==> flow/design.v <==
module unsigned_nonrestoring #(
    parameter int WIDTH = 32
) (
    input logic go,
    input logic[WIDTH-1:0] divisor,
    input logic[WIDTH-1:0] dividend,
    input logic clk, rst,
    output logic done,
    output logic[WIDTH-1:0] quotient,
    output logic[WIDTH-1:0] remainder,
    output logic divide_by_zero
);
typedef enum logic [1:0] {
    WAIT,
    COMPUTE,
    DONE
} state_t;
state_t next_state, state_R;
logic[WIDTH-1:0] Q_R, next_Q, quotient_R, next_quotient, remainder_R, next_remainder;
logic[WIDTH:0] A_R, next_A, B_R, next_B, B_twos_comp_R, next_B_twos_comp;
logic[$clog2(WIDTH):0] Count_R, next_Count;
logic done_R, next_done;
logic divide_by_zero_R, next_divide_by_zero;
assign done = done_R;
assign divide_by_zero = divide_by_zero_R;
assign quotient = quotient_R;
assign remainder = remainder_R;
always_ff @(posedge clk or posedge rst) begin
    if(rst) begin
        state_R <= WAIT;
        Q_R <= '0;
        A_R <= '0;
        B_R <= '0;
        B_twos_comp_R <= '0;
        Count_R <= '0;
        quotient_R <= '0;
        remainder_R <= '0;
        done_R <= 1'b0;
        divide_by_zero_R <= 1'b0;
    end
    else begin
        state_R <= next_state;
        Q_R <= next_Q;
        A_R <= next_A;
        B_R <= next_B;
        B_twos_comp_R <= next_B_twos_comp;
        Count_R <= next_Count;
        quotient_R <= next_quotient;
        remainder_R <= next_remainder;
        done_R <= next_done;
        divide_by_zero_R <= next_divide_by_zero;
    end
end 
logic[WIDTH:0] A_temp;
always_comb begin
    logic[WIDTH:0] one;
    one = 1;
    A_temp = '0;
    next_Q = Q_R;
    next_A = A_R;
    next_B = B_R;
    next_B_twos_comp = B_twos_comp_R;
    next_Count = Count_R;
    next_remainder = remainder_R;
    next_quotient = quotient_R;
    next_state = state_R;
    next_divide_by_zero = divide_by_zero_R;
    next_done = done_R;
    case(state_R)
        WAIT: begin
            if (go) begin
                if(divisor == 0) begin
                    next_state = DONE;
                    next_done = 1'b1;
                    next_divide_by_zero = 1'b1;
                end
                else begin
                    next_A = '0;
                    next_B = {1'b0,divisor};
                    next_B_twos_comp = ~next_B + one;
                    next_Q = dividend;
                    next_Count = WIDTH;
                    next_state = COMPUTE;
                end
            end
        end
        COMPUTE: begin
            if(A_R[WIDTH]) begin
                A_temp = {A_R[WIDTH-1:0], Q_R[WIDTH-1]};
                next_A = A_temp + B_R;
            end else begin
                A_temp = {A_R[WIDTH-1:0], Q_R[WIDTH-1]};
                next_A = A_temp + B_twos_comp_R;
            end
            next_Q = {Q_R[WIDTH-2:0],~next_A[WIDTH]};
            next_Count = Count_R - 1;
            if(next_Count == 0) begin 
                next_state = DONE;
                if(next_A[WIDTH]) next_remainder = next_A[WIDTH-1:0] + B_R;
                else next_remainder = next_A[WIDTH-1:0];
                next_quotient = next_Q[WIDTH-1:0];
                next_done = 1;
            end
        end
        DONE: begin
            next_done = 0;
            next_divide_by_zero = 1'b0;
            next_state = WAIT;
        end
    endcase
end
endmodule
Reports on unsigned_nonrestoring
What the tools print for unsigned_nonrestoring, step after step.
Lines are those of the file above, counted from 1.
Library cell names are shortened.
{"block": "inputs", "top_module": "unsigned_nonrestoring", "clk_port": "clk", "lib": "sky130hd", "pvt_corner": "tt_025C_1v80"}

After elaboration
Yosys after proc, flatten, opt, wreduce and memory -nomap, before mapping. Memory bits, and registers merged into a memory's read port (data or address), are not among the register bits. Print and check cells are not counted. Equal cells are merged and count once.
{"block": "bits", "register_bits": 204, "in_bits": 67, "out_inout_bits": 66, "wordCells": 57}
{"block": "op_classes", "add_sub_neg": 5, "n_eq": 6, "muxes": 21, "bitwise": 3, "reduce_and_logical": 12}
{"block": "ops", "operator": "33-bit 2-to-1 mux", "n": 4}
{"block": "ops", "operator": "32-bit 2-to-1 mux", "n": 3}
{"block": "ops", "operator": "33-bit case mux with 2-bit select", "n": 1}
{"block": "ops", "operator": "32-bit case mux with 2-bit select", "n": 1}
{"block": "ops", "operator": "32-bit inverter with 33-bit output", "n": 1}
{"block": "ops", "operator": "33-bit by 1-bit adder with 33-bit output with constant B", "n": 1}
{"block": "ops", "operator": "33-bit by 32-bit adder with 33-bit output", "n": 1}
{"block": "ops", "operator": "33-bit adder", "n": 1}
{"block": "ops", "operator": "32-bit adder", "n": 1}
{"block": "ops", "operator": "32-bit zero test", "n": 1}
{"block": "ops", "operator": "3-bit AND reduction", "n": 4}
{"block": "ops", "operator": "6-bit case mux with 2-bit select", "n": 1}
{"block": "ops", "operator": "6-bit 2-to-1 mux", "n": 2}
{"block": "ops", "operator": "2-bit != test with constant B", "n": 4}
{"block": "ops", "operator": "6-bit by 1-bit subtractor with 6-bit output with constant B", "n": 1}
{"block": "ops", "operator": "6-bit zero test", "n": 1}
{"block": "ops", "operator": "2-bit case mux with 3-bit select", "n": 1}
{"block": "ops", "operator": "2-bit 2-to-1 mux", "n": 3}
{"block": "ops", "operator": "2-bit nonzero test", "n": 2}
{"block": "ops", "operator": "4-bit AND reduction", "n": 1}
{"block": "ops", "operator": "3-bit nonzero test", "n": 1}
{"block": "ops", "operator": "1-bit case mux with 3-bit select", "n": 1}
{"block": "ops", "operator": "1-bit 2-to-1 mux", "n": 3}
{"block": "ops", "operator": "1-bit inverter", "n": 2}
{"block": "ops", "operator": "2-bit by 1-bit == test with 1-bit output with constant B", "n": 1}
{"block": "ops", "operator": "2-bit == test with constant B", "n": 1}
{"block": "ops", "operator": "2-bit zero test", "n": 1}
{"block": "ops", "operator": "2-bit AND reduction", "n": 1}
{"block": "ops", "operator": "1-bit case mux with 2-bit select", "n": 1}

Depth
Yosys ltp: most cells in a row. Word level: on the elaborated netlist, between registers, memories and ports. Mapped: between sequential cells and ports; inverters and the memories' decode and read muxes count.
{"block": "depth", "word_depth": 5, "abc_area": 0, "mapped_depth": 25, "depth_no_buf": 24}

Synthesis result
Yosys stat after the flow's synthesis: flattened, memories mapped to cells. It holds for the ABC_AREA given above (unset counts as 0); a run with the other value may have another netlist.
Totals and module areas in this step are rounded.
{"block": "mapped", "mapped_cells": 1277, "mapped_area_um2": 12400, "seqArea_um2": 5110, "ffs": 204}
{"block": "by_type", "type": "dfrtp_1", "n": 203}
{"block": "by_type", "type": "mux2_2", "n": 93}
{"block": "by_type", "type": "ha_1", "n": 71}
{"block": "by_type", "type": "nand2_1", "n": 179}
{"block": "by_type", "type": "mux2i_1", "n": 57}
{"block": "by_type", "type": "o21ai_0", "n": 113}
{"block": "by_type", "type": "xnor2_1", "n": 46}
{"block": "by_type", "type": "xor2_1", "n": 39}
{"block": "by_type", "type": "a21oi_1", "n": 64}
{"block": "by_type", "type": "a21o_1", "n": 30}
{"block": "by_type", "type": "nor2_1", "n": 55}
{"block": "by_type", "type": "nand3_1", "n": 35}
{"block": "by_type", "type": "a22o_1", "n": 16}
{"block": "by_type", "type": "clkbuf_1", "n": 36}
{"block": "by_type", "type": "o21ai_1", "n": 26}
{"block": "by_type", "type": "inv_1", "n": 33}
{"block": "by_type", "type": "nor3_1", "n": 23}
{"block": "by_type", "type": "o21bai_1", "n": 13}
Other cell types: 52; their cells: 145.

Worst setup path after synthesis
OpenSTA on the mapped netlist: ideal clock, no wires. The path of least setup slack (recovery checks aside). Input and output delay are each 20% of the period. Register names are those of the netlist, which keeps one name where synthesis merged equal registers.
{"block": "synth_timing", "path_kind": "register to register", "startpoint": "register A_R[32]", "endpoint": "register remainder_R[31]", "tclk_ps": 6000, "setup_ps": 136, "launch_ps": 0, "arrival_ps": 5339, "required_ps": 5864, "slack_ps": 525, "path_delay_ps": 5475, "stages": 25, "synth_period_reached_ps": 5475}
"path_delay_ps" is the arrival time less input delay plus setup time.
"stages": output pins that drive a net of the path, with the launching flip-flop's if there is one; two outputs of one cell count as two.
"synth_period_reached_ps" = period - worst setup slack (recovery checks aside). The figure is calculated, with input and output delays left at 20% of the set period.
The rows between start and end are the longest chain of elaborated cells between them; the timing report does not say that the signal goes this way. Where chains are equally long, one stands for them.
A line is the first line of the expression or statement that the cell stems from. Yosys adds cells for indexed reads and writes and turns some case tables into memories.
{"block": "synth_between", "path_cell_list": "dfrtp_1 > clkbuf_1 > clkbuf_1 > mux2_2 > ha_1 > a21o_1 > a2111oi_2 > o21ai_1 > o41ai_4 > o21ba_2 > o21ai_0 > a31oi_1 > xnor2_1 > ha_1 > inv_1 > nor2_1 > a221oi_1 > o2111ai_1 > a31oi_1 > o21bai_1 > a2111oi_0 > or4_1 > nand3_1 > xnor2_1 > o21ai_0", "elab_chain_len": 4, "cone_cells": 4, "lines_between": 3, "cone_classes": "add/sub (1); mux (3)"}
{"block": "synth_rtl", "item": "start, declared", "line": 20, "rtl": "logic[WIDTH:0] A_R, next_A, B_R, next_B, B_twos_comp_R, next_B_twos_comp;"}
{"block": "synth_rtl", "item": "start, assigned", "line": 32, "rtl": "A_R <= '0;"}
{"block": "synth_rtl", "item": "start, assigned", "line": 44, "rtl": "A_R <= next_A;"}
{"block": "synth_rtl", "item": "33-bit 2-to-1 mux", "line": 88, "rtl": "if(A_R[WIDTH]) begin"}
{"block": "synth_rtl", "item": "33-bit 2-to-1 mux", "line": 69, "rtl": "case(state_R)"}
{"block": "synth_rtl", "item": "32-bit adder", "line": 99, "rtl": "if(next_A[WIDTH]) next_remainder = next_A[WIDTH-1:0] + B_R;"}
{"block": "synth_rtl", "item": "32-bit 2-to-1 mux", "line": 99}
{"block": "synth_rtl", "item": "end, assigned", "line": 37, "rtl": "remainder_R <= '0;"}
{"block": "synth_rtl", "item": "end, assigned", "line": 49, "rtl": "remainder_R <= next_remainder;"}
{"block": "synth_rtl", "item": "end, declared", "line": 19, "rtl": "logic[WIDTH-1:0] Q_R, next_Q, quotient_R, next_quotient, remainder_R, next_remainder;"}

Worst path after layout
From the final timing report of run 1: the path of least setup slack in the routed layout; clock arrival at registers is part of the times.
The report prints the path's times to 10 ps; the period is as set.
{"block": "layout_timing", "path_kind": "register to register", "startpoint": "register A_R[32]", "endpoint": "register remainder_R[31]", "tclk_ps": 6350, "setup_ps": 140, "launch_ps": 510, "arrival_ps": 6180, "required_ps": 6750, "slack_ps": 570, "stages": 23}
The rows between start and end are the longest chain of elaborated cells between them; the timing report does not say that the signal goes this way. Where chains are equally long, one stands for them.
{"block": "layout_between", "path_cell_list": "dfrtp_2 > buf_4 > mux2_2 > ha_1 > nand2_1 > a211o_1 > o21ai_1 > o41ai_4 > o21ba_2 > o21ai_0 > xor2_1 > ha_1 > a21oi_1 > o21bai_1 > a221oi_1 > o2111ai_1 > a31oi_1 > o21bai_1 > a2111oi_2 > or4_1 > nand3_1 > xnor2_1 > o21ai_0", "elab_chain_len": 4, "cone_cells": 4, "lines_between": 3, "cone_classes": "add/sub (1); mux (3)"}
{"block": "layout_rtl", "item": "start, declared", "line": 20, "rtl": "logic[WIDTH:0] A_R, next_A, B_R, next_B, B_twos_comp_R, next_B_twos_comp;"}
{"block": "layout_rtl", "item": "start, assigned", "line": 32, "rtl": "A_R <= '0;"}
{"block": "layout_rtl", "item": "start, assigned", "line": 44, "rtl": "A_R <= next_A;"}
{"block": "layout_rtl", "item": "33-bit 2-to-1 mux", "line": 88, "rtl": "if(A_R[WIDTH]) begin"}
{"block": "layout_rtl", "item": "33-bit 2-to-1 mux", "line": 69, "rtl": "case(state_R)"}
{"block": "layout_rtl", "item": "32-bit adder", "line": 99, "rtl": "if(next_A[WIDTH]) next_remainder = next_A[WIDTH-1:0] + B_R;"}
{"block": "layout_rtl", "item": "32-bit 2-to-1 mux", "line": 99}
{"block": "layout_rtl", "item": "end, assigned", "line": 37, "rtl": "remainder_R <= '0;"}
{"block": "layout_rtl", "item": "end, assigned", "line": 49, "rtl": "remainder_R <= next_remainder;"}
{"block": "layout_rtl", "item": "end, declared", "line": 19, "rtl": "logic[WIDTH-1:0] Q_R, next_Q, quotient_R, next_quotient, remainder_R, next_remainder;"}

## Implementation results

3 stored runs of unsigned_nonrestoring in the flow (synthesis by Yosys, layout by OpenROAD, sky130hd cells), in arbitrary order. Constraints: input delay and output delay 20% of the set period each, output load 0.01 pF.
"clock_period_reached_ps" is the run's clock period less its worst setup slack. It is reckoned from that one timing run; input and output delays stay at 20% of the period that was set.
By "timing.worst_path_ps" is meant the share of the clock period that the worst setup path is allowed (20% is reserved at inputs, 20% at outputs), minus its slack. Clock arrival times at its registers enter into it.
"timing.worst_path_ps" is given in steps of 10 ps.
The results are shown rounded.

Run 1
==> flow/run.sh <==
#!/bin/bash
# the make line also repeats the synthesis and layout settings of config.mk as NAME=value (left out here)
make -C /OpenROAD-flow-scripts/flow DESIGN_CONFIG=/design/flow/config.mk WORK_HOME=/design/flow/orfs CLKGATE_MAP_FILE= finish
==> flow/config.mk <==
export PLATFORM = sky130hd
export DESIGN_NAME = unsigned_nonrestoring
export DESIGN_NICKNAME = unsigned_nonrestoring
export VERILOG_FILES = /design/flow/design.v
export SDC_FILE = /design/flow/constraint.sdc
export NUM_CORES = 4
export LEC_CHECK = 0
export CAP_MARGIN = 20
export CORE_MARGIN = 2
export CORE_UTILIZATION = 40
export SLEW_MARGIN = 20
==> flow/constraint.sdc <==
create_clock -name core_clock -period 6.35 [get_ports {clk}]
set_input_delay 1.2700 -clock core_clock [delete_from_list [all_inputs] [get_ports {clk}]]
set_output_delay 1.2700 -clock core_clock [all_outputs]
set_load 0.01 [all_outputs]

==> results of run 1, as JSON <==
{
  "utilization_pct": 49.1,
  "ys_area_um2": 12400,
  "finalCellArea_um2": 15000,
  "clock_period_reached_ps": 5781,
  "setup_tns_ps": 0,
  "fin_ws_ps": 569,
  "timing.worst_path_ps": 5780,
  "worst_setup_path_type": "register to register",
  "final_hold_ws_ps": 463,
  "dieArea_um2": 32500
}

Run 2
==> flow/run.sh <==
#!/bin/bash
# the make line also repeats the synthesis and layout settings of config.mk as NAME=value (left out here)
make -C /OpenROAD-flow-scripts/flow DESIGN_CONFIG=/design/flow/config.mk WORK_HOME=/design/flow/orfs CLKGATE_MAP_FILE= finish
==> flow/config.mk <==
export PLATFORM = sky130hd
export DESIGN_NAME = unsigned_nonrestoring
export DESIGN_NICKNAME = unsigned_nonrestoring
export VERILOG_FILES = /design/flow/design.v
export SDC_FILE = /design/flow/constraint.sdc
export NUM_CORES = 4
export LEC_CHECK = 0
export CAP_MARGIN = 20
export CELL_PAD_IN_SITES_DETAIL_PLACEMENT = 1
export CELL_PAD_IN_SITES_GLOBAL_PLACEMENT = 0
export CORE_ASPECT_RATIO = 0.67
export CORE_MARGIN = 8
export CORE_UTILIZATION = 28
export CTS_CLUSTER_DIAMETER = 59
export PLACE_DENSITY_LB_ADDON = 0.04
export SLEW_MARGIN = 20
export TNS_END_PERCENT = 45
==> flow/constraint.sdc <==
create_clock -name core_clock -period 9.0 [get_ports {clk}]
set_input_delay 1.8000 -clock core_clock [delete_from_list [all_inputs] [get_ports {clk}]]
set_output_delay 1.8000 -clock core_clock [all_outputs]
set_load 0.01 [all_outputs]

==> results of run 2, as JSON <==
{
  "utilization_pct": 34.8,
  "ys_area_um2": 12400,
  "finalCellArea_um2": 15300,
  "clock_period_reached_ps": 6341,
  "setup_tns_ps": 0,
  "fin_ws_ps": 2660,
  "timing.worst_path_ps": 6340,
  "worst_setup_path_type": "register to register",
  "final_hold_ws_ps": 463,
  "dieArea_um2": 51500
}

Run 3
==> flow/run.sh <==
#!/bin/bash
# the make line also repeats the synthesis and layout settings of config.mk as NAME=value (left out here)
make -C /OpenROAD-flow-scripts/flow DESIGN_CONFIG=/design/flow/config.mk WORK_HOME=/design/flow/orfs CLKGATE_MAP_FILE= finish
==> flow/config.mk <==
export PLATFORM = sky130hd
export DESIGN_NAME = unsigned_nonrestoring
export DESIGN_NICKNAME = unsigned_nonrestoring
export VERILOG_FILES = /design/flow/design.v
export SDC_FILE = /design/flow/constraint.sdc
export NUM_CORES = 4
export LEC_CHECK = 0
export CAP_MARGIN = 20
export CELL_PAD_IN_SITES_DETAIL_PLACEMENT = 2
export CELL_PAD_IN_SITES_GLOBAL_PLACEMENT = 2
export CORE_MARGIN = 4
export CORE_UTILIZATION = 72
export CTS_CLUSTER_SIZE = 13
export MAX_ROUTING_LAYER = met4
export MIN_ROUTING_LAYER = met2
export PLACE_DENSITY_LB_ADDON = 0.05
export SLEW_MARGIN = 20
==> flow/constraint.sdc <==
create_clock -name core_clock -period 6.0 [get_ports {clk}]
set_input_delay 1.2000 -clock core_clock [delete_from_list [all_inputs] [get_ports {clk}]]
set_output_delay 1.2000 -clock core_clock [all_outputs]
set_load 0.01 [all_outputs]

==> results of run 3, as JSON <==
{
  "outcome": "unfinished; error FLW-0024 in placement"
}
